==> flow/design.v <==
`timescale 1ns / 1ps
module keycheck(
    input clk,
    input rst_n,
    input key,
    output reg key_v
);
    reg [2:0] key_cnt;
    always @(posedge clk or negedge rst_n) begin
        if (!rst_n)
            key_cnt <= 3'b000;
        else
            key_cnt <= {key_cnt[1:0], key};
    end
    always @(posedge clk or negedge rst_n) begin
        if (!rst_n)
            key_v <= 1'b0;
        else if (key_cnt == 3'b110)
            key_v <= 1'b1;
        else
            key_v <= 1'b0;
    end
endmodule
`timescale 1ns / 1ps
module snack_control(
    input clk,
    input rst_n,
    input key_r,
    input key_l,
    input key_u,
    input key_d,
    input [9:0] box_x,
    input [8:0] box_y,
    input [9:0] x_pos,
    input [8:0] y_pos,
    input [1:0] speed_mode,
    output reg drive,
    output  snack_r,
    output snake_head
    );
    wire key_r1;
    wire key_l1;
    wire key_u1;
    wire key_d1;
    reg [1:0] dir; 
    parameter right = 2'd0;
    parameter left = 2'd1;
    parameter up = 2'd2;
    parameter down = 2'd3;
    keycheck r_keycheck(
        .clk(clk),
        .rst_n(rst_n),
        .key(key_r),
        .key_v(key_r1)
    );
    keycheck l_keycheck(
        .clk(clk),
        .rst_n(rst_n),
        .key(key_l),
        .key_v(key_l1)
    );
    keycheck u_keycheck(
        .clk(clk),
        .rst_n(rst_n),
        .key(key_u),
        .key_v(key_u1)
    );
    keycheck d_keycheck(
        .clk(clk),
        .rst_n(rst_n),
        .key(key_d),
        .key_v(key_d1)
    );
    always @(posedge clk or negedge rst_n)
        if (!rst_n) dir <= right;
        else if (key_r1 && dir != left) dir <= right;
        else if (key_l1 && dir != right) dir <= left;
        else if (key_u1 && dir != down) dir <= up;
        else if (key_d1 && dir != up) dir <= down;
    reg [9:0] snack_x[19:0];
    reg [8:0] snack_y[19:0];
    reg [20:0] cnt_m; 
    reg [20:0]update_time;
    always @( posedge clk or negedge rst_n) begin
    if(!rst_n)
        update_time = 19'd4200;
      else begin
         case (speed_mode)
         2'b00: update_time <= 20'd6200;  
         2'b01: update_time <= 20'd4200;  
         2'b10: update_time <= 20'd3200;  
         endcase
        end
    end
     reg fin;
    always @(posedge clk or negedge rst_n)
        if (!rst_n) cnt_m <= 19'd0;
        else if (fin) cnt_m <= 19'd0;
        else if (cnt_m == update_time) cnt_m <= 19'd0;
        else cnt_m <= cnt_m + 19'd1;
    always @(posedge clk or negedge rst_n)
        if (!rst_n) begin
            snack_x[0] <= 10'd400;
            snack_y[0] <= 10'd300;
        end else if (cnt_m == update_time)
            case (dir)
                right: if (snack_x[0] >= 10'd799) snack_x[0] <= 10'd0;
                       else snack_x[0] <= snack_x[0] + 10'd5;
                left: if (snack_x[0] == 10'd0) snack_x[0] <= 10'd799;
                      else snack_x[0] <= snack_x[0] - 10'd5;
                up: if (snack_y[0] >= 10'd599) snack_y[0] <= 10'd0;
                    else snack_y[0] <= snack_y[0] + 10'd5;
                down: if (snack_y[0] == 10'd0) snack_y[0] <= 10'd599;
                      else snack_y[0] <= snack_y[0] - 10'd5;
            endcase
    always @(posedge clk or negedge rst_n)
        if (!rst_n) begin
            snack_x[1] <= 10'd0;
            snack_y[1] <= 10'd0;
            snack_x[2] <= 10'd0;
            snack_y[2] <= 10'd0;
            snack_x[3] <= 10'd0;
            snack_y[3] <= 10'd0;
            snack_x[4] <= 10'd0;
            snack_y[4] <= 10'd0;
            snack_x[5] <= 10'd0;
            snack_y[5] <= 10'd0;
            snack_x[6] <= 10'd0;
            snack_y[6] <= 10'd0;
            snack_x[7] <= 10'd0;
            snack_y[7] <= 10'd0;
            snack_x[8] <= 10'd0;
            snack_y[8] <= 10'd0;
            snack_x[9] <= 10'd0;
            snack_y[9] <= 10'd0;
            snack_x[10] <= 10'd0;
            snack_y[10] <= 10'd0;
            snack_x[11] <= 10'd0;
            snack_y[11] <= 10'd0;
            snack_x[12] <= 10'd0;
            snack_y[12] <= 10'd0;
            snack_x[13] <= 10'd0;
            snack_y[13] <= 10'd0;
            snack_x[14] <= 10'd0;
            snack_y[14] <= 10'd0;
            snack_x[15] <= 10'd0;
            snack_y[15] <= 10'd0;
            snack_x[16] <= 10'd0;
            snack_y[16] <= 10'd0;
            snack_x[17] <= 10'd0;
            snack_y[17] <= 10'd0;
            snack_x[18] <= 10'd0;
            snack_y[18] <= 10'd0;
            snack_x[19] <= 10'd0;
            snack_y[19] <= 10'd0;
        end else if (cnt_m == update_time) begin
            snack_x[1] <= snack_x[0];
            snack_y[1] <= snack_y[0];
            snack_x[2] <= snack_x[1];
            snack_y[2] <= snack_y[1];
            snack_x[3] <= snack_x[2];
            snack_y[3] <= snack_y[2];
            snack_x[4] <= snack_x[3];
            snack_y[4] <= snack_y[3];
            snack_x[5] <= snack_x[4];
            snack_y[5] <= snack_y[4];
            snack_x[6] <= snack_x[5];
            snack_y[6] <= snack_y[5];
            snack_x[7] <= snack_x[6];
            snack_y[7] <= snack_y[6];
            snack_x[8] <= snack_x[7];
            snack_y[8] <= snack_y[7];
            snack_x[9] <= snack_x[8];
            snack_y[9] <= snack_y[8];
            snack_x[10] <= snack_x[9];
            snack_y[10] <= snack_y[9];
            snack_x[11] <= snack_x[10];
            snack_y[11] <= snack_y[10];
            snack_x[12] <= snack_x[11];
            snack_y[12] <= snack_y[11];
            snack_x[13] <= snack_x[12];
            snack_y[13] <= snack_y[12];
            snack_x[14] <= snack_x[13];
            snack_y[14] <= snack_y[13];
            snack_x[15] <= snack_x[14];
            snack_y[15] <= snack_y[14];
            snack_x[16] <= snack_x[15];
            snack_y[16] <= snack_y[15];
            snack_x[17] <= snack_x[16];
            snack_y[17] <= snack_y[16];
            snack_x[18] <= snack_x[17];
            snack_y[18] <= snack_y[17];
            snack_x[19] <= snack_x[18];
            snack_y[19] <= snack_y[18];
        end
    reg [4:0] length;
    always @(posedge clk or negedge rst_n)
        if (!rst_n) begin
            length <= 5'd1;
            drive <= 1'd0;
        end else if (drive) drive <= 1'd0;
        else if (snack_x[0] >= box_x-10'd10&&snack_x[0]<=box_x+10'd10 && snack_y[0] >= box_y-10'd10&&snack_y[0]<=box_y+10'd10) begin
            drive <= 1'd1;
            if (length < 5'd20) length <= length + 5'd1;
            else length <= length;
        end
    always @(posedge clk or negedge rst_n)
        if (!rst_n) fin <= 1'b0;
        else if ((snack_x[0] == snack_x[1] && snack_y[0] == snack_y[1]) ||
                 (snack_x[0] == snack_x[2] && snack_y[0] == snack_y[2]) ||
                 (snack_x[0] == snack_x[3] && snack_y[0] == snack_y[3]) ||
                 (snack_x[0] == snack_x[4] && snack_y[0] == snack_y[4]) ||
                 (snack_x[0] == snack_x[5] && snack_y[0] == snack_y[5]) ||
                 (snack_x[0] == snack_x[6] && snack_y[0] == snack_y[6]) ||
                 (snack_x[0] == snack_x[7] && snack_y[0] == snack_y[7]) ||
                 (snack_x[0] == snack_x[8] && snack_y[0] == snack_y[8]) ||
                 (snack_x[0] == snack_x[9] && snack_y[0] == snack_y[9]) ||
                 (snack_x[0] == snack_x[10] && snack_y[0] == snack_y[10]) ||
                 (snack_x[0] == snack_x[11] && snack_y[0] == snack_y[11]) ||
                 (snack_x[0] == snack_x[12] && snack_y[0] == snack_y[12]) ||
                 (snack_x[0] == snack_x[13] && snack_y[0] == snack_y[13]) ||
                 (snack_x[0] == snack_x[14] && snack_y[0] == snack_y[14]) ||
                 (snack_x[0] == snack_x[15] && snack_y[0] == snack_y[15]) ||
                 (snack_x[0] == snack_x[16] && snack_y[0] == snack_y[16]) ||
                 (snack_x[0] == snack_x[17] && snack_y[0] == snack_y[17]) ||
                 (snack_x[0] == snack_x[18] && snack_y[0] == snack_y[18]) ||
                 (snack_x[0] == snack_x[19] && snack_y[0] == snack_y[19] )) fin <= 1'b1;
                      assign snack_r = (
                (x_pos >= snack_x[1]-10'd10 && x_pos <= snack_x[1]+10'd10)&&(y_pos >= snack_y[1]-10'd10 && y_pos <= snack_y[1]+10'd10)&&length > 5'd1)||
                ((x_pos >= snack_x[2]-10'd10 && x_pos <= snack_x[2]+10'd10)&&(y_pos >= snack_y[2]-10'd10 && y_pos <= snack_y[2]+10'd10)&&length > 5'd2)||
                ((x_pos >= snack_x[3]-10'd10 && x_pos <= snack_x[3]+10'd10)&&(y_pos >= snack_y[3]-10'd10 && y_pos <= snack_y[3]+10'd10)&&length > 5'd3)||
                ((x_pos >= snack_x[4]-10'd10 && x_pos <= snack_x[4]+10'd10)&&(y_pos >= snack_y[4]-10'd10 && y_pos <= snack_y[4]+10'd10)&&length > 5'd4)||
                ((x_pos >= snack_x[5]-10'd10 && x_pos <= snack_x[5]+10'd10)&&(y_pos >= snack_y[5]-10'd10 && y_pos <= snack_y[5]+10'd10)&&length > 5'd5)||
                ((x_pos >= snack_x[6]-10'd10 && x_pos <= snack_x[6]+10'd10)&&(y_pos >= snack_y[6]-10'd10 && y_pos <= snack_y[6]+10'd10)&&length > 5'd6)||
                ((x_pos >= snack_x[7]-10'd10 && x_pos <= snack_x[7]+10'd10)&&(y_pos >= snack_y[7]-10'd10 && y_pos <= snack_y[7]+10'd10)&&length > 5'd7)||
                ((x_pos >= snack_x[8]-10'd10 && x_pos <= snack_x[8]+10'd10)&&(y_pos >= snack_y[8]-10'd10 && y_pos <= snack_y[8]+10'd10)&&length > 5'd8)||
                ((x_pos >= snack_x[9]-10'd10 && x_pos <= snack_x[9]+10'd10)&&(y_pos >= snack_y[9]-10'd10 && y_pos <= snack_y[9]+10'd10)&&length > 5'd9)||
                ((x_pos >= snack_x[10]-10'd10 && x_pos <= snack_x[10]+10'd10)&&(y_pos >= snack_y[10]-10'd10 && y_pos <= snack_y[10]+10'd10)&&length > 5'd10)||
                ((x_pos >= snack_x[11]-10'd10 && x_pos <= snack_x[11]+10'd10)&&(y_pos >= snack_y[11]-10'd10 && y_pos <= snack_y[11]+10'd10)&&length > 5'd11)||
                ((x_pos >= snack_x[12]-10'd10 && x_pos <= snack_x[12]+10'd10)&&(y_pos >= snack_y[12]-10'd10 && y_pos <= snack_y[12]+10'd10)&&length > 5'd12)||
                ((x_pos >= snack_x[13]-10'd10 && x_pos <= snack_x[13]+10'd10)&&(y_pos >= snack_y[13]-10'd10 && y_pos <= snack_y[13]+10'd10)&&length > 5'd13)||
                ((x_pos >= snack_x[14]-10'd10 && x_pos <= snack_x[14]+10'd10)&&(y_pos >= snack_y[14]-10'd10 && y_pos <= snack_y[14]+10'd10)&&length > 5'd14)||
                ((x_pos >= snack_x[15]-10'd10 && x_pos <= snack_x[15]+10'd10)&&(y_pos >= snack_y[15]-10'd10 && y_pos <= snack_y[15]+10'd10)&&length > 5'd15)||
                ((x_pos >= snack_x[16]-10'd10 && x_pos <= snack_x[16]+10'd10)&&(y_pos >= snack_y[16]-10'd10 && y_pos <= snack_y[16]+10'd10)&&length > 5'd16)||
                ((x_pos >= snack_x[17]-10'd10 && x_pos <= snack_x[17]+10'd10)&&(y_pos >= snack_y[17]-10'd10 && y_pos <= snack_y[17]+10'd10)&&length > 5'd17)||
                ((x_pos >= snack_x[18]-10'd10 && x_pos <= snack_x[18]+10'd10)&&(y_pos >= snack_y[18]-10'd10 && y_pos <= snack_y[18]+10'd10)&&length > 5'd18)||
                ((x_pos >= snack_x[19]-10'd10 && x_pos <= snack_x[19]+10'd10)&&(y_pos >= snack_y[19]-10'd10 && y_pos <= snack_y[19]+10'd10)&&length > 5'd19);
                  assign snake_head=((x_pos >= snack_x[0]-10'd10 && x_pos <= snack_x[0]+10'd10)&&(y_pos >= snack_y[0]-10'd10 && y_pos <= snack_y[0]+10'd10));
endmodule
`timescale 1ns / 1ps
module random(
    input clk,
    input rst_n,
    output reg [8:0] rand_num
    );
    always @(posedge clk or negedge rst_n)
        if (!rst_n) rand_num <= 9'd132;
        else begin
            rand_num[0] <= rand_num[8];
            rand_num[1] <= rand_num[0];
            rand_num[2] <= rand_num[1];
            rand_num[3] <= rand_num[2];
            rand_num[4] <= rand_num[3] ^ rand_num[8];
            rand_num[5] <= rand_num[4] ^ rand_num[8];
            rand_num[6] <= rand_num[5] ^ rand_num[8];
            rand_num[7] <= rand_num[6];
            rand_num[8] <= rand_num[7];
            if (rand_num > 9'd240)
                rand_num <= rand_num % 9'd240;
        end
endmodule
`timescale 1ns / 1ps
module box_create(
    input clk,
    input rst_n,
    input [8:0] rand_num,
    input rand_drive,
    output reg [9:0] rand_x,
    output reg [9:0] rand_y
    );
    reg flag;
    always @(posedge clk or negedge rst_n)
        if (!rst_n) begin
            rand_x <= 9'd300;
            rand_y <= 9'd300;
            flag <= 1'b0;
        end else if (rand_drive) begin
            flag <= 1'b1;
            rand_x <= rand_num;
        end else if (flag == 1'b1) begin
            rand_y <= rand_num;
            flag <= 1'b0;
        end
endmodule
`timescale 1ns / 1ps
module random_box(
    input clk,
    input rst_n,
    input drive,
    output wire [9:0] box_x,
    output wire [9:0] box_y
    );
    wire [8:0] rand_num;
    random U1_random(
        .clk(clk),
        .rst_n(rst_n),
        .rand_num(rand_num)
    );
    wire [9:0] rand_x;
    wire [9:0] rand_y;
    box_create U1_box_create(
        .clk(clk),
        .rst_n(rst_n),
        .rand_num(rand_num),
        .rand_drive(drive),
        .rand_x(rand_x),
        .rand_y(rand_y)
    );
    assign box_x = rand_x;
    assign box_y = rand_y;
endmodule
`timescale 1ns / 1ps
module PS2(
	input clk, rst,
	input ps2_clk, ps2_data,
	output reg up, left, right, down
	);
reg ps2_clk_falg0, ps2_clk_falg1, ps2_clk_falg2;
wire negedge_ps2_clk = !ps2_clk_falg1 & ps2_clk_falg2;
reg negedge_ps2_clk_shift;
reg [9:0] data;
reg data_break, data_done, data_expand;
reg[7:0]temp_data;
reg[3:0]num;
always@(posedge clk or posedge rst)begin
	if(rst)begin
		ps2_clk_falg0<=1'b0;
		ps2_clk_falg1<=1'b0;
		ps2_clk_falg2<=1'b0;
	end
	else begin
		ps2_clk_falg0<=ps2_clk;
		ps2_clk_falg1<=ps2_clk_falg0;
		ps2_clk_falg2<=ps2_clk_falg1;
	end
end
always@(posedge clk or posedge rst)begin
	if(rst)
		num<=4'd0;
	else if (num==4'd11)
		num<=4'd0;
	else if (negedge_ps2_clk)
		num<=num+1'b1;
end
always@(posedge clk)begin
	negedge_ps2_clk_shift<=negedge_ps2_clk;
end
always@(posedge clk or posedge rst)begin
	if(rst)
		temp_data<=8'd0;
	else if (negedge_ps2_clk_shift)begin
		case(num)
			4'd2 : temp_data[0]<=ps2_data;
			4'd3 : temp_data[1]<=ps2_data;
			4'd4 : temp_data[2]<=ps2_data;
			4'd5 : temp_data[3]<=ps2_data;
			4'd6 : temp_data[4]<=ps2_data;
			4'd7 : temp_data[5]<=ps2_data;
			4'd8 : temp_data[6]<=ps2_data;
			4'd9 : temp_data[7]<=ps2_data;
			default: temp_data<=temp_data;
		endcase
	end
	else temp_data<=temp_data;
end
always@(posedge clk or posedge rst)begin
	if(rst)begin
		data_break<=1'b0;
		data<=10'd0;
		data_done<=1'b0;
		data_expand<=1'b0;
	end
	else if(num==4'd11)begin
		if(temp_data==8'hE0)begin
			data_expand<=1'b1;
		end
		else if(temp_data==8'hF0)begin
			data_break<=1'b1;
		end
		else begin
			data<={data_expand,data_break,temp_data};
			data_done<=1'b1;
			data_expand<=1'b0;
			data_break<=1'b0;
		end
	end
	else begin
		data<=data;
		data_done<=1'b0;
		data_expand<=data_expand;
		data_break<=data_break;
	end
end
always @(posedge clk or posedge rst) begin
	if (rst) begin
		up <= 1'b0; left <= 1'b0; right <= 1'b0; down <= 1'b0;
	end
	else case (data)
        10'h275:down <= 1;
        10'h375:down <= 0;
        10'h26B:left <= 1;
        10'h36B:left <= 0;
        10'h274:right <= 1;
        10'h374:right <= 0;
        10'h272:up<=1;
        10'h372:up<=0;
    endcase
end
endmodule
`timescale 1ns / 1ps
module VGA(
	input clk,                    
	input rst,
	input [11:0]Din,			 
	output reg [8:0]row,		 
	output reg [9:0]col,		 
	output reg rdn,			 
	output reg [3:0]R, G, B, 
	output reg HS, VS			 
   );
reg [9:0] h_count;  
	always @ (posedge clk) begin
		if (rst)  h_count <= 10'h0;
		else if  (h_count == 10'd799)
					 h_count <= 10'h0;
			  else h_count <= h_count + 10'h1;
	end
reg [9:0] v_count;  
	always @ (posedge clk or posedge rst) begin
		if (rst)  v_count <= 10'h0;
		else if  (h_count == 10'd799) begin
					if (v_count == 10'd524) v_count <= 10'h0;
					else v_count <= v_count + 10'h1;
		end
	end
wire	[9:0] row_addr = v_count - 10'd35;		 
wire	[9:0] col_addr = h_count - 10'd143;		 
wire			h_sync = (h_count > 10'd95);		 
wire			v_sync = (v_count > 10'd1);		 
wire			read   = (h_count > 10'd142) &&	 
							(h_count < 10'd783) &&	 
							(v_count > 10'd34)  &&	 
							(v_count < 10'd525);		 
always @ (posedge clk) begin
	row <= row_addr[8:0];	 
	col <= col_addr;			 
	rdn <= ~read;				 
	HS  <= h_sync;				 
	VS  <= v_sync;				 
	R   <= rdn ? 4'h0 : Din[3:0];		 
	G	 <= rdn ? 4'h0 : Din[7:4];		 
	B	 <= rdn ? 4'h0 : Din[11:8];	 
end
endmodule
`timescale 1ns / 1ps
module draw_snake(
    input clk,
    input rdn,
    input [8:0] row,
    input [9:0] col,
    input rst_n,
    input [9:0] box_x,
    input [8:0] box_y,
    output reg [11:0] pixel,
    input snake_r,
    input snake_head
    );
    parameter RED = 12'b0000_0000_1111;
    parameter GREEN = 12'b0000_1111_0000;
    parameter BLUE = 12'b1111_0000_0000;
    parameter YELLOW = 12'b0000_1111_1111;
    always @(posedge clk ) begin
        if (rst_n==0) pixel <= YELLOW;
        else if (!rdn) begin 
        if(snake_head) pixel<=YELLOW;
          else  if (snake_r) pixel <= GREEN; 
            else if (col >= box_x-10'd10 &&col<=box_x+10'd10 && row>=box_y-10'd10&& row<=box_y+10'd10) pixel <= RED; 
            else pixel <= 12'h000; 
        end
    end
endmodule
`timescale 1ns / 1ps
module Bpmusic(
input key,
input clk,
output reg beep
);
reg [15:0] cnt;
reg [15:0] prediv;
reg [12:0] delay;
always @(posedge clk) begin
if (key == 1'b1) begin
	beep <= 1'b0;
	delay <= 13'd0;
	cnt <= 16'd0;
	prediv <= 16'hBA9E;
end
else begin
	cnt <= cnt + 1'b1;
	if (cnt == prediv) begin
		beep <= ~beep;
		cnt <= 0;
		delay <= delay +1'b1;
		case(delay)
			13'd1000:prediv <= 16'hA648;
			13'd2000:prediv <= 16'h941F;
			13'd3000:prediv <= 16'h8BCF;
			13'd4000:prediv <= 16'h7C90;
			13'd5000:prediv <= 16'h6EFA;
			13'd6000:prediv <= 16'h62DD;
			13'd7000:begin
				prediv <= 16'hBA9E;
				delay <= 13'd0;
				end
			default : prediv <= prediv;
			endcase
	end
end 
end
endmodule
`timescale 1ns / 1ps
module snack(
    input ps2_data,
    input ps2_clk,
    input clk,
    input [1:0] speed_mode,
    input rst_n,
    input key,
    output hsync,
    output vsync,
    output beep,
    output [3:0] vga_r,
    output [3:0] vga_g,
    output [3:0] vga_b
    );
    wire key_r,key_l,key_u,key_d;
    PS2 ps2(.clk(clk),.rst(!rst_n),.ps2_clk(ps2_clk),.ps2_data(ps2_data),.up(key_u),.left(key_l),.right(key_r),.down(key_d));
    wire [9:0] col;
    wire [8:0] row;
    wire [9:0] box_x;
    wire [8:0] box_y;
    wire drive;
    wire snake_r;
    wire snake_head;
    snack_control u1_snack_control(
        .clk(clk),
        .rst_n(rst_n),
        .key_r(key_r),
        .key_l(key_l),
        .key_u(key_u),
        .key_d(key_d),
        .box_x(box_x),
        .box_y(box_y),
        .x_pos(col),
        .y_pos(row),
        .speed_mode(speed_mode),
        .drive(drive),
        .snack_r(snake_r),
        .snake_head(snake_head)
                  );
    random_box u1_random_box(
        .clk(clk),
        .rst_n(rst_n),
        .drive(drive), 
        .box_x(box_x), 
        .box_y(box_y)
    );
    wire [11:0] pixel;
    wire rdn;
    reg control_signal;
    wire [3:0]vga_r1;
    wire [3:0]vga_g1;
    wire [3:0]vga_b1;
    wire hsync1;
    wire vsync1;
    wire [3:0]vga_r2;
    wire [3:0]vga_g2;
    wire [3:0]vga_b2;
    wire hsync2;
    wire vsync2;
    VGA vga0(
        .clk(clk),
        .rst(!rst_n),
        .R(vga_r1),
        .G(vga_g1),
        .B(vga_b1),
        .HS(hsync1),
        .VS(vsync1),
        .row(row),
        .col(col),
        .rdn(rdn),
        .Din(pixel)
    );
    assign vga_r2 = 4'h0;
    assign vga_g2 = 4'h0;
    assign vga_b2 = 4'h0;
    assign hsync2 = 1'b0;
    assign vsync2 = 1'b0;
    draw_snake draw(
        .clk(clk),
        .rdn(rdn),
        .row(row),
        .col(col),
        .rst_n(rst_n),
        .box_x(box_x),
        .box_y(box_y),
        .pixel(pixel),
        .snake_r(snake_r),
        .snake_head(snake_head)
    );
    always @(posedge clk or negedge rst_n) begin
        if (!rst_n) begin
            control_signal <= 1'b0;  
        end else begin
            control_signal <=1'b1;
        end
    end
    assign vga_r = control_signal ? vga_r1 : vga_r2;
    assign vga_g = control_signal ? vga_g1 : vga_g2;
    assign vga_b = control_signal ? vga_b1 : vga_b2;
    assign hsync = control_signal ? hsync1 : hsync2;
    assign vsync = control_signal ? vsync1 : vsync2;
    Bpmusic music (
    .clk(clk),
    .key(key),
    .beep(beep)
    );
endmodule
# == Tool chain data of snack ==
# What the tools print for snack, step after step.
# Line numbers count from 1 in the design file above.
# Operators carry their Yosys type and port widths (W data, S select, Z words).
# A cell with -- has no value.
# setup
top,snack
clock,clk
cell_library,sky130hd
pvt_corner,tt_025C_1v80

# == After elaboration ==
# Yosys after proc, flatten, opt, wreduce and memory -nomap, before mapping. Print and check cells are not counted. Equal cells are merged and count once.
# word_totals
reg_bits,620
latch_bits,0
ram_bits,0
romBits,0
clocked_rd_ports_x_width,0
mem_count,0
inputBits,7
word_cells,630
# classes
n_addsub,97
n_mul,0
div,1
compare,117
n_eq,81
shifts,0
muxes,49
logic,10
reduce_logical,181
# ops
op,n
$ge A10 B10 Y1,22
$le A10 B10 Y1,22
$ge A9 B10 Y1,22
$le A9 B10 Y1,22
$add A9 B4 Y10 const B,22
$sub A9 B4 Y10 const B,22
$add A10 B4 Y10 const B,20
$sub A10 B4 Y10 const B,20
$eq A10 B10 Y1,19
$eq A9 B9 Y1,19
$pmux W16 S7,1
$logic_and A1 B1 Y1,111
$eq A10 B10 Y1 const B,10
$mod A9 B8 Y9 const B,1
$pmux W21 S3,1
$mux W21,2
$gt A5 B4 Y1 const B,8
$eq A13 B13 Y1 const B,3
$logic_or A1 B1 Y1,36
$mux W10,3
$reduce_and A2 Y1,14
$eq A13 B12 Y1 const B,2
$mux W12,2
$mux W4,6
$add A21 B1 Y21 const B,1
$eq A21 B21 Y1,1
$mux W1,21
$add A10 B1 Y10 const B,2
# Not listed: further kinds 54, cells in them 101.

# == Longest topological paths ==
# Yosys ltp: most cells in a row. Word level: on the elaborated netlist, between registers, memories and ports. Mapped: between sequential cells and ports; inverters and the memories' decode and read muxes count.
# depth
ltp_word,25
ABC_AREA,0
ltp_mapped,16
depth_no_buf,16

# == Synthesis result ==
# The flow's flattened synthesis, as Yosys stat reports it; memories are mapped. The netlist is that of the ABC_AREA named above (0 if unset); the other value can give another one.
# The area totals of this step are shown rounded.
# mapped
cell_count,6698
mapped_area_um2,55000
ffs,584
buffers,445
# types
cell,n,type_area_um2
sky130_fd_sc_hd__dfrtp_1,481,1.2E+04
sky130_fd_sc_hd__ha_1,868,1.09E+04
sky130_fd_sc_hd__nand2_1,1204,4.52E+03
sky130_fd_sc_hd__xor2_1,503,4.41E+03
sky130_fd_sc_hd__xnor2_1,499,4.37E+03
sky130_fd_sc_hd__o21ai_0,382,1.91E+03
sky130_fd_sc_hd__dfxtp_1,83,1.66E+03
sky130_fd_sc_hd__clkbuf_1,366,1.37E+03
sky130_fd_sc_hd__nor2_1,366,1.37E+03
sky130_fd_sc_hd__a21oi_1,251,1.26E+03
sky130_fd_sc_hd__nand4_1,164,1.03E+03
sky130_fd_sc_hd__inv_1,227,852.067
sky130_fd_sc_hd__nand3_1,141,705.677
sky130_fd_sc_hd__nor4_1,111,694.416
sky130_fd_sc_hd__a21o_1,89,668.141
sky130_fd_sc_hd__nor3_1,111,555.533
sky130_fd_sc_hd__dfstp_2,20,525.504
sky130_fd_sc_hd__nor2b_1,78,487.968
# Other cell types: 69; their cells: 754.
# By module: a second synthesis without flattening, with its own total; a netlist apart from the flattened one above.
# unflattened
hier_cells,6872
area_unflattened_um2,57000
# Each row is one instance without its submodules.
# by_module
module,instances,cells,mod_area_um2,mod_seq_area_um2
snack_control,1,5925,47000,10000
Bpmusic,1,311,2600,920
VGA,1,210,2200,1100
draw_snake,1,191,1400,40
PS2,1,112,1400,800
box_create,1,43,780,490
random,1,42,450,230
keycheck,4,5,110,100
snack,1,18,140,25
random_box,1,0,0.0,0.0

# == Worst setup path after synthesis ==
# Path of least setup slack by OpenSTA after synthesis, without wires, with an ideal clock, recovery checks aside; 20% of the period is set as input and as output delay. Where synthesis merged equal registers, the netlist keeps one of their names.
# synth_path
kind,in2reg
from,input key
to,register music.cnt[10]
clock_period_ns,40.0
input_delay_ns,8.000
setup_ns,0.128
launch_ns,8.000
arrival_ns,8.772
path_slack_ns,31.100
delay_ns,0.900
path_stages,5
n_path_buf,2
synth_period_reached_ns,8.9
# "delay_ns" = arrival - input delay + setup time.
# "path_stages": output pins that drive a net of the path, with the launching flip-flop's if there is one; two outputs of one cell count as two.
# "synth_period_reached_ns" = period - worst setup slack (recovery checks aside). The figure is calculated, with input and output delays left at 20% of the set period.
# The rows between start and end are the longest chain of elaborated cells between them; the timing report does not say that the signal goes this way. Where chains are equally long, one stands for them.
# A line is the first line of the expression or statement that the cell stems from. Yosys adds cells for indexed reads and writes and turns some case tables into memories.
# At most two assigning lines are given for a register; there are more.
# synth_between
path_cell_list,sky130_fd_sc_hd__clkbuf_1 sky130_fd_sc_hd__inv_1 sky130_fd_sc_hd__nand2_1 sky130_fd_sc_hd__clkbuf_1 sky130_fd_sc_hd__nor2_1
elab_chain_len,1
cone_cells,1
lines_between,0
# synth_rtl
item,line,source
start: declaration,538,"input key,"
$reduce_or A2 Y1,--,
end: assignment,505,cnt <= 16'd0;
end: assignment,509,cnt <= cnt + 1'b1;
end: declaration,498,reg [15:0] cnt;

# == Path in the finished layout ==
# Path of least setup slack in the final report of entry A (OpenROAD, finished layout, wires in). Where an end is a register, its clock arrival counts in the times.
# layout_path
kind,reg2reg
from,register vga0.col[9]
to,register draw.pixel[6]
clock_period_ns,10.3
setup_ns,0.11
launch_ns,0.64
arrival_ns,5.28
path_slack_ns,5.55
path_stages,12
n_path_buf,1
# The rows between start and end are the longest chain of elaborated cells between them; the timing report does not say that the signal goes this way. Where chains are equally long, one stands for them.
# At most two assigning lines are given for a register; there are more.
# layout_between
path_cell_list,sky130_fd_sc_hd__dfxtp_2 sky130_fd_sc_hd__buf_4 sky130_fd_sc_hd__ha_1 sky130_fd_sc_hd__a2111oi_0 sky130_fd_sc_hd__nand3_1 sky130_fd_sc_hd__a41oi_1 sky130_fd_sc_hd__nor4b_1 sky130_fd_sc_hd__o211ai_2 sky130_fd_sc_hd__nand4_1 sky130_fd_sc_hd__or4_1 sky130_fd_sc_hd__or3_1 sky130_fd_sc_hd__o32a_1
elab_chain_len,24
cone_cells,119
lines_between,23
# layout_rtl
item,line,source
start: declaration,426,"output reg [9:0]col,"
start: assignment,456,col <= col_addr;
$ge A10 B10 Y1,229,(x_pos >= snack_x[1]-10'd10 && x_pos <= snack_x[1]+10'd10)&&(y_pos >= snack_y[1]-10'd10 && y_pos <= snack_y[1] ...
$logic_and A1 B1 Y1 x3,229,
$logic_or A1 B1 Y1 x18,228,assign snack_r = (
$mux W12,486,else  if (snake_r) pixel <= GREEN;
$mux W12,485,if(snake_head) pixel<=YELLOW;
end: assignment,485,
end: assignment,486,
end: declaration,474,"output reg [11:0] pixel,"

# Measured data: module snack, platform sky130hd, 6 stored runs of the flow under differing settings, order arbitrary. Input and output delays are each 20% of the period that was set; the output load is 0.01 pF.
# "period_less_ws_ns" = clock period - worst setup slack. The figure is calculated, with input and output delays left at 20% of the set period.
# By "worst_path_time_ns" is meant the share of the clock period that the worst setup path is allowed (20% is reserved at inputs, 20% at outputs), minus its slack. Clock arrival times at its registers enter into it.
# The measured numbers are rounded.
# A setting shown as - is not set for that run.
# Among the results, - means that no value is shown for the run.
item,entry A,entry B,entry C,entry D,entry E,entry F
CORE_UTILIZATION,69,40,57,27,53,52
period_ns,10.3,40.0,18.4,6.78,6.76,6.66
CAP_MARGIN,20,20,35,15,20,20
CORE_MARGIN,2,2,2,2,2,2
SLEW_MARGIN,20,20,20,20,20,20
GPL_TIMING_DRIVEN,-,0,1,-,-,-
SETUP_SLACK_MARGIN,-,2.43,-,0.85,-,1.59
ABC_AREA,-,-,1,1,-,0
CELL_PAD_IN_SITES_DETAIL_PLACEMENT,-,-,1,1,1,2
CELL_PAD_IN_SITES_GLOBAL_PLACEMENT,-,-,2,0,-,1
CORE_ASPECT_RATIO,-,-,0.76,-,-,-
CTS_CLUSTER_DIAMETER,-,-,291,-,-,-
CTS_CLUSTER_SIZE,-,-,57,-,97,63
GPL_ROUTABILITY_DRIVEN,-,-,0,-,-,1
PLACE_DENSITY_LB_ADDON,-,-,0.11,-,0.07,-
TNS_END_PERCENT,-,-,70,10,-,30
MIN_ROUTING_LAYER,-,-,-,met2,-,met1
PLACE_DENSITY,-,-,-,0.45,-,0.64
MAX_ROUTING_LAYER,-,-,-,-,-,met5
total_die_area_um2,82000,140000,-,210000,110000,-
timing.hold.ws_ns,0.36,0.36,-,0.35,0.36,-
period_less_ws_ns,4.746,10.126,-,4.134,4.541,-
yosys_chip_area_um2,55000,55000,-,57000,55000,-
worst_path_time_ns,4.75,2.13,-,4.13,4.54,-
worst_setup_path_type,reg2reg,reg2out,-,reg2reg,reg2reg,-
fin_ws_ns,5.6,30,-,2.6,2.2,-
fin_tns_ns,0.000,0.000,-,0.000,0.000,-
finish.stdcell_area_um2,58000,61000,-,63000,59000,-
# Entry C: no final report: placement broke off with FLW-0024
# Entry F: no final report: placement broke off with DPL-0033
